==> flow/design.v <==
		module cordic_vec(clk,a0,b0,r,ang);
input signed[15:0]a0,b0;
input clk;
  output signed [15:0]r,ang;
  wire signed [15:0] a1,a2,a3,a4,a5,a6,a7,a8,a9,a10,a11,a12,a13,a14,a15,a16;
  wire signed [15:0] b1,b2,b3,b4,b5,b6,b7,b8,b9,b10,b11,b12,b13,b14,b15,b16;
  wire signed [15:0] angle_x1,angle_x2,angle_x3,angle_x4,angle_x5,angle_x6,angle_x7,angle_x8,angle_x9,angle_x10,angle_x11,angle_x12,angle_x13,angle_x14,angle_x15,angle_x16;
wire signed [15:0] v = 16'd0607;
  vec k1(clk,a0,b0,b0,4'b0,16'b0,a1,b1,angle_x1);
  vec k2(clk,a1,b1,b1,4'd1,angle_x1,a2,b2,angle_x2);
  vec k3(clk,a2,b2,b2,4'd2,angle_x2,a3,b3,angle_x3);
  vec k4(clk,a3,b3,b3,4'd3,angle_x3,a4,b4,angle_x4);
  vec k5(clk,a4,b4,b4,4'd4,angle_x4,a5,b5,angle_x5);
  vec k6(clk,a5,b5,b5,4'd5,angle_x5,a6,b6,angle_x6);
  vec k7(clk,a6,b6,b6,4'd6,angle_x6,a7,b7,angle_x7);
  vec k8(clk,a7,b7,b7,4'd7,angle_x7,a8,b8,angle_x8);
  vec k9(clk,a8,b8,b8,4'd8,angle_x8,a9,b9,angle_x9);
  vec k10(clk,a9,b9,b9,4'd9,angle_x9,a10,b10,angle_x10);
  vec k11(clk,a10,b10,b10,4'd10,angle_x10,a11,b11,angle_x11);
  vec k12(clk,a11,b11,b11,4'd11,angle_x11,a12,b12,angle_x12);
  vec k13(clk,a12,b12,b12,4'd12,angle_x12,a13,b13,angle_x13);
  vec k14(clk,a13,b13,b13,4'd13,angle_x13,a14,b14,angle_x14);
  vec k15(clk,a14,b14,b14,4'd14,angle_x14,a15,b15,angle_x15);
  vec k16(clk,a15,b15,b15,4'd15,angle_x15,a16,b16,angle_x16);
assign  r=v*a16/1000;
assign ang=angle_x16;
endmodule
  module vec(clk,a,b,z,i,angle_y,af,bf,angle_x);
    input signed [15:0]a,b,angle_y,z;
  input clk;
  input [3:0]i;
  output reg signed [15:0]af,bf,angle_x;
    wire [15:0]angle[15:0];
  assign angle[0]=16'd45000;
  assign angle[1]=16'd26570;
  assign angle[2]=16'd14040;
  assign angle[3]=16'd7130;
  assign angle[4]=16'd3580;
  assign angle[5]=16'd1790;
  assign angle[6]=16'd0895;
  assign angle[7]=16'd0448;
  assign angle[8]=16'd0224;
  assign angle[9]=16'd0112;
  assign angle[10]=16'd0056;
  assign angle[11]=16'd0028;
  assign angle[12]=16'd0013;
  assign angle[13]=16'd0007;
  assign angle[14]=16'd0003;
  assign angle[15]=16'd0001;
  always@(posedge clk)
    begin
      if(z < 0)  
   begin
     af<= a - (b>>>i);
     bf<= b + (a>>>i);
     angle_x<=angle_y-angle[i];
     end
  else
    begin
      af<=a+(b>>>i);
      bf<=b-(a>>>i);
      angle_x<=angle_y+angle[i];
      end
    end 
endmodule
--- tool output ---
### Reports on cordic_vec

Each step is given for the RTL above and for the edited RTL.
Lines under "before" count in the file above, lines under "after" in the edited file.
"difference" is "after" less "before", of the values as shown.
Operators: Yosys type, input widths -> output width; for muxes data width and select width s.
Cell names lack the library's common part.
The mark -- stands for no value.

* top: cordic_vec
* clock input: clk
* standard-cell library: sky130hd
* library corner: tt_025C_1v80

### Edit of the RTL

The edit as a unified diff against the file above.
The edit is scripted: it alters the design's behaviour and was not made to optimise anything.

```diff
@@ -7,5 +7,12 @@
   wire signed [15:0] angle_x1,angle_x2,angle_x3,angle_x4,angle_x5,angle_x6,angle_x7,angle_x8,angle_x9,angle_x10,angle_x11,angle_x12,angle_x13,angle_x14,angle_x15,angle_x16;
 wire signed [15:0] v = 16'd0607;
-  vec k1(clk,a0,b0,b0,4'b0,16'b0,a1,b1,angle_x1);
+  wire signed [15:0] angle_x1_m, angle_x1_s;
+  wire signed [15:0] b1_m, b1_s;
+  wire signed [15:0] a1_m, a1_s;
+  vec k1(clk,a0,b0,b0,4'b0,16'b0,a1_m,b1_m,angle_x1_m);
+  vec k1_2 (clk, a0, ~b0, b0, 4'b0, 16'b0, a1_s, b1_s, angle_x1_s);
+  assign angle_x1 = angle_x1_m ^ angle_x1_s;
+  assign b1 = b1_m ^ b1_s;
+  assign a1 = a1_m ^ a1_s;
   vec k2(clk,a1,b1,b1,4'd1,angle_x1,a2,b2,angle_x2);
   vec k3(clk,a2,b2,b2,4'd2,angle_x2,a3,b3,angle_x3);
```

### Word level

Source: Yosys, flattened and elaborated, memories not mapped. Widths are those after wreduce; folded enables and synchronous resets count as part of the registers. Registers that Yosys merges into a memory's read port (data or address) are not register bits. Print and check cells do not count. Equal cells are merged and count once.

Storage and ports
* register bits after elaboration: before 752, after 784, difference +32
* latch bits: before 0, after 0, difference 0
* memory bits (writable): before 0, after 0, difference 0
* bits in read-only memories: before 0, after 0, difference 0
* clocked read ports x word width: before 0, after 0, difference 0
* memories: before 0, after 0, difference 0
* bits of input ports: before 33, after 33, difference 0
* output and inout port bits: before 32, after 32, difference 0
* elaborated cells: before 234, after 245, difference +11

Cells by class
* $add $sub $neg: before 92, after 95, difference +3
* multipliers: before 1, after 1, difference 0
* div/mod/pow operators: before 1, after 1, difference 0
* $lt $le $gt $ge: before 16, after 16, difference 0
* equality and inequality tests: before 0, after 0, difference 0
* shifts and indexed selects: before 0, after 0, difference 0
* multiplexer cells: before 77, after 79, difference +2
* bitwise logic cells: before 0, after 4, difference +4
* reduce/logical cells: before 0, after 0, difference 0

Operators with widths
* $xor 16x16->16: before 0, after 3, difference +3
* $mux 16: before 77, after 79, difference +2
* $sub 16x16->16: before 17, after 19, difference +2
* $add 16x16->16: before 16, after 17, difference +1
* $not 16->16: before 0, after 1, difference +1
* $lt 16x1->1 const B: before 16, after 16, difference 0
* $add 16x10->16: before 2, after 2, difference 0
* $add 16x11->16: before 2, after 2, difference 0
* $add 16x12->16: before 2, after 2, difference 0
* $add 16x13->16: before 2, after 2, difference 0
* $add 16x14->16: before 2, after 2, difference 0
* $add 16x15->16: before 2, after 2, difference 0
* $add 16x2->16: before 2, after 2, difference 0
* $add 16x3->16: before 2, after 2, difference 0
* $add 16x4->16: before 2, after 2, difference 0
* $add 16x5->16: before 2, after 2, difference 0
* $add 16x6->16: before 2, after 2, difference 0
* $add 16x7->16: before 2, after 2, difference 0
* $add 16x8->16: before 2, after 2, difference 0
* $add 16x9->16: before 2, after 2, difference 0
* $sub 16x10->16: before 2, after 2, difference 0
* $sub 16x11->16: before 2, after 2, difference 0
* $sub 16x12->16: before 2, after 2, difference 0
* $sub 16x13->16: before 2, after 2, difference 0
* $sub 16x14->16: before 2, after 2, difference 0
* $sub 16x15->16: before 2, after 2, difference 0
* $sub 16x2->16: before 2, after 2, difference 0
* $sub 16x3->16: before 2, after 2, difference 0

The list need not be complete.

### Logic depth

Longest topological path by Yosys (ltp), each cell counted once; first at word level (registers and memories cut), then after technology mapping (sequential cells cut; the memories' decode and read muxes count).

Depth
* depth after elaboration: before 4, after 5, difference +1
* ABC_AREA: before 0, after 0
* gate-level depth with buffers: before 79, after 73, difference -6
* gate-level depth less buffers: before 66, after 65, difference -1

### After synthesis

Source: synth_stat.txt of the flow (Yosys; design flattened, memories mapped). It holds for the ABC_AREA given above (unset counts as 0); a run with the other value may have another netlist.

Synthesis totals
* mapped cells: before 6109, after 6280, difference +171
* cell area after synthesis (µm²): before 54194.5, after 55469.4, difference +1274.9
* sequential area (µm²): before 13993.4, after 14353.8, difference +360.4
* flip-flops: before 699, after 717, difference +18
* buffer cells: before 100, after 108, difference +8

Cell types
* xor2_1: before 310, after 351, difference +41
* a21oi_1: before 687, after 720, difference +33
* o21ai_0: before 243, after 270, difference +27
* nor4_1: before 27, after 52, difference +25
* dfxtp_1: before 699, after 717, difference +18
* clkbuf_1: before 52, after 70, difference +18
* nor2_1: before 355, after 339, difference -16
* buf_4: before 20, after 10, difference -10
* nand4_1: before 15, after 25, difference +10
* inv_1: before 727, after 718, difference -9
* or4_1: before 14, after 6, difference -8
* buf_6: before 12, after 4, difference -8
* a21boi_0: before 3, after 11, difference +8
* a41oi_1: before 3, after 11, difference +8
* o21bai_1: before 283, after 276, difference -7
* a21o_1: before 174, after 167, difference -7
* o211ai_1: before 15, after 22, difference +7
* a31o_1: before 6, after 0, difference -6

The list need not be complete.
The figures by module come from a second, unflattened synthesis with its own total; it is not the netlist above.

Unflattened totals
* cells (unflattened synthesis): before 12024, after 12940, difference +916
* area total of the unflattened synthesis (µm²): before 99949.6, after 107065.2, difference +7115.6

Each row is one instance without its submodules.

By module, before
* vec: times used 16, cells 665, area 5577.8 µm², seq. area 960.9 µm²
* cordic_vec: times used 1, cells 1384, area 10704.0 µm², seq. area 0.0 µm²

By module, after
* vec: times used 17, cells 671, area 5630.4 µm², seq. area 960.9 µm²
* cordic_vec: times used 1, cells 1533, area 11348.4 µm², seq. area 0.0 µm²

### Worst setup path after synthesis

Path of least setup slack by OpenSTA after synthesis, without wires, with an ideal clock, recovery checks aside; 20% of the period is set as input and as output delay. Where synthesis merged equal registers, the netlist keeps one of their names.

Timing after synthesis
* kind: before reg-to-output, after reg-to-output
* start point: before register k16.af[15], after register k16.af[12]
* end point: before output r[8], after output r[14]
* period (ns): before 32.0, after 32.0, difference 0.0
* external output delay (ns): before 6.400, after 6.400, difference 0.000
* time at the first pin (ns): before 0.000, after 0.000, difference 0.000
* data arrival time (ns): before 18.035, after 16.773, difference -1.262
* required time (ns): before 25.600, after 25.600, difference 0.000
* setup slack (ns): before 7.565, after 8.827, difference +1.262
* delay of the path (ns): before 18.035, after 16.773, difference -1.262
* stages on the path: before 68, after 63, difference -5
* buffers on the path: before 6, after 1, difference -5
* period reached after synthesis (ns): before 24.435, after 23.173, difference -1.262

"delay of the path" is the arrival time less input delay plus setup time.
At an output port there is no setup time.
"stages on the path" counts driving pins, that of a launching flip-flop among them; a cell with two outputs on the path counts twice.
"period reached after synthesis" = period - worst setup slack (recovery checks aside). The figure is calculated, with input and output delays left at 20% of the set period.
Between the ends stands the longest chain of elaborated cells between them, by number of cells; it is not shown to be the way that was timed. Of several equally long chains one is given.
A line is the first line of the expression or statement that the cell stems from. Yosys adds cells for indexed reads and writes and turns some case tables into memories.

On the way, after synthesis, before:
* cells stage by stage: dfxtp_1 > fa_1 > ha_1 > fa_1 > fa_1 > inv_1 > fa_1 > inv_1 > ha_1 > buf_4 > and3_1 > or4b_1 > o41ai_1 > nor2_1 > o41a_1 > and2_1 > buf_6 > or3_1 > [... 32 more ...] > o31a_1 > buf_4 > o2111ai_2 > xor2_2 > o22ai_2 > a21oi_2 > o41a_1 > a2111oi_2 > o21ai_2 > and2_4 > buf_6 > a2111o_1 > a221o_1 > a221oi_4 > ha_1 > and2_1 > a31oi_1 > xnor2_1
* cells in the longest elaborated chain: 2
* elaborated cells between the ends (all ways): 2
* RTL lines with such cells: 1
* those cells by class: mul (1); div (1)

RTL lines, path after synthesis, before
* start, declared: RTL line 32 `output reg signed [15:0]af,bf,angle_x;`
* start, assigned: RTL line 54 `af<= a - (b>>>i);`
* start, assigned: RTL line 60 `af<=a+(b>>>i);`
* $mul 11x16->27: RTL line 25 `assign  r=v*a16/1000;`
* $div 32x11->32: RTL line 25
* end, declared: RTL line 4 `output signed [15:0]r,ang;`

On the way, after synthesis, after:
* cells stage by stage: dfxtp_1 > fa_1 > ha_1 > fa_1 > fa_1 > inv_1 > fa_1 > inv_1 > ha_1 > buf_4 > nand2_2 > or4_1 > a211o_1 > or3_1 > o211ai_2 > nor4b_4 > a31oi_2 > xor2_2 > [... 27 more ...] > a22o_2 > a2111o_1 > and4_4 > o221ai_2 > nor3_1 > o31a_1 > or2_1 > maj3_2 > o211ai_4 > o21ai_1 > nand2_1 > ha_1 > inv_1 > nor2_1 > nand2_1 > nand2_1 > o21ai_0 > xnor2_1
* cells in the longest elaborated chain: 2
* elaborated cells between the ends (all ways): 2
* RTL lines with such cells: 1
* those cells by class: mul (1); div (1)

RTL lines, path after synthesis, after
* start, declared: RTL line 39 `output reg signed [15:0]af,bf,angle_x;`
* start, assigned: RTL line 61 `af<= a - (b>>>i);`
* start, assigned: RTL line 67 `af<=a+(b>>>i);`
* $mul 11x16->27: RTL line 32 `assign  r=v*a16/1000;`
* $div 32x11->32: RTL line 32
* end, declared: RTL line 4 `output signed [15:0]r,ang;`

### Timing after layout

From the final timing report of the runs of set A: the path of least setup slack in the routed layout; clock arrival at registers is part of the times.

Timing post-layout
* kind: before reg-to-output, after reg-to-output
* start point: before register k16.af[5], after register k16.af[12]
* end point: before output r[6], after output r[14]
* period (ns): before 32.0, after 32.0, difference 0.0
* external output delay (ns): before 6.40, after 6.40, difference 0.00
* time at the first pin (ns): before 0.65, after 0.65, difference 0.00
* data arrival time (ns): before 22.52, after 21.29, difference -1.23
* required time (ns): before 25.60, after 25.60, difference 0.00
* setup slack (ns): before 3.08, after 4.31, difference +1.23
* stages on the path: before 64, after 63, difference -1
* buffers on the path: before 1, after 1, difference 0

Between the ends stands the longest chain of elaborated cells between them, by number of cells; it is not shown to be the way that was timed. Of several equally long chains one is given.

On the way, post-layout, before:
* cells stage by stage: dfxtp_1 > inv_1 > fa_1 > inv_1 > ha_1 > fa_1 > fa_1 > inv_1 > fa_1 > inv_1 > ha_1 > a21oi_1 > o21ai_0 > or2_1 > o211a_1 > or4_1 > a2111oi_0 > nand4_1 > [... 28 more ...] > a41o_1 > o31a_1 > o2111ai_2 > xnor2_1 > nand3_1 > o32ai_1 > a21oi_1 > a2111oi_2 > o21ai_2 > and2_4 > a2111o_1 > a221o_1 > a221oi_4 > ha_1 > and2_1 > a21oi_1 > xnor2_1 > clkdlybuf4s50_1
* cells in the longest elaborated chain: 2
* elaborated cells between the ends (all ways): 2
* RTL lines with such cells: 1
* those cells by class: mul (1); div (1)

RTL lines, path post-layout, before
* start, declared: RTL line 32 `output reg signed [15:0]af,bf,angle_x;`
* start, assigned: RTL line 54 `af<= a - (b>>>i);`
* start, assigned: RTL line 60 `af<=a+(b>>>i);`
* $mul 11x16->27: RTL line 25 `assign  r=v*a16/1000;`
* $div 32x11->32: RTL line 25
* end, declared: RTL line 4 `output signed [15:0]r,ang;`

On the way, post-layout, after:
* cells stage by stage: dfxtp_1 > fa_1 > ha_1 > fa_1 > fa_1 > inv_1 > fa_1 > inv_1 > ha_1 > nand2_2 > or4_1 > a211o_1 > or3_1 > o211ai_2 > nor4b_4 > a31oi_2 > xor2_2 > o2111ai_1 > [... 27 more ...] > a2111o_1 > a31oi_1 > o221ai_2 > o22a_1 > o22ai_1 > and2b_1 > maj3_2 > o211ai_4 > o21ai_1 > nand2_1 > ha_1 > inv_1 > nor2_1 > nand2_1 > nand2_1 > o21ai_0 > xnor2_1 > clkdlybuf4s50_1
* cells in the longest elaborated chain: 2
* elaborated cells between the ends (all ways): 2
* RTL lines with such cells: 1
* those cells by class: mul (1); div (1)

RTL lines, path post-layout, after
* start, declared: RTL line 39 `output reg signed [15:0]af,bf,angle_x;`
* start, assigned: RTL line 61 `af<= a - (b>>>i);`
* start, assigned: RTL line 67 `af<=a+(b>>>i);`
* $mul 11x16->27: RTL line 32 `assign  r=v*a16/1000;`
* $div 32x11->32: RTL line 32
* end, declared: RTL line 4 `output signed [15:0]r,ang;`

### Measured runs

Runs of the flow (Yosys, OpenROAD) on both versions; the two runs of a pair have the same settings. The constraints put input and output delay at 20% of the set period each and load the outputs with 0.01 pF.

Flow settings, set A:
* CORE_UTILIZATION: 40
* period_ns: 32.0
* CAP_MARGIN: 20
* CORE_MARGIN: 2
* SLEW_MARGIN: 20

Results, set A
* Yosys chip area after synthesis (µm²): before 54194.5, after 55469.4, difference +1274.9
* die size (µm²): before 138447.0, after 141669.0, difference +3222.0
* standard-cell area after routing (µm²): before 59303.1, after 60773.3, difference +1470.2
* final design utilization: before 0.439, after 0.442, difference +0.003
* setup slack of the worst path (ns): before 3.084, after 4.311, difference +1.227
* total negative slack on setup checks (ns): before 0.000, after 0.000, difference 0.000
* worst hold slack (ns): before 0.315, after 0.317, difference +0.002
* period reached (ns): before 28.916, after 27.689, difference -1.227

Flow settings, set B:
* CELL_PAD_IN_SITES_DETAIL_PLACEMENT: 1
* CELL_PAD_IN_SITES_GLOBAL_PLACEMENT: 1
* CORE_UTILIZATION: 40
* CTS_CLUSTER_DIAMETER: 234
* GPL_TIMING_DRIVEN: 1
* HOLD_SLACK_MARGIN: 0.04
* MIN_ROUTING_LAYER: met1
* PLACE_DENSITY: 0.55
* SETUP_SLACK_MARGIN: -1.44
* TNS_END_PERCENT: 25
* period_ns: 17.5
* CAP_MARGIN: 20
* CORE_MARGIN: 2
* SLEW_MARGIN: 20

Results, set B
* Yosys chip area after synthesis (µm²): before 54194.5, after 55469.4, difference +1274.9
* die size (µm²): before 138447.0, after 141669.0, difference +3222.0
* standard-cell area after routing (µm²): before 65858.2, after 66804.1, difference +945.9
* final design utilization: before 0.488, after 0.486, difference -0.002
* setup slack of the worst path (ns): before -4.230, after -3.563, difference +0.667
* total negative slack on setup checks (ns): before -64.939, after -47.827, difference +17.112
* worst hold slack (ns): before 0.328, after 0.325, difference -0.003
* period reached (ns): before 21.730, after 21.063, difference -0.667

By "period reached" is meant the clock period of the run minus its worst setup slack. This is arithmetic on one report: input and output delays are still those of the set period (20% each).
--- end ---
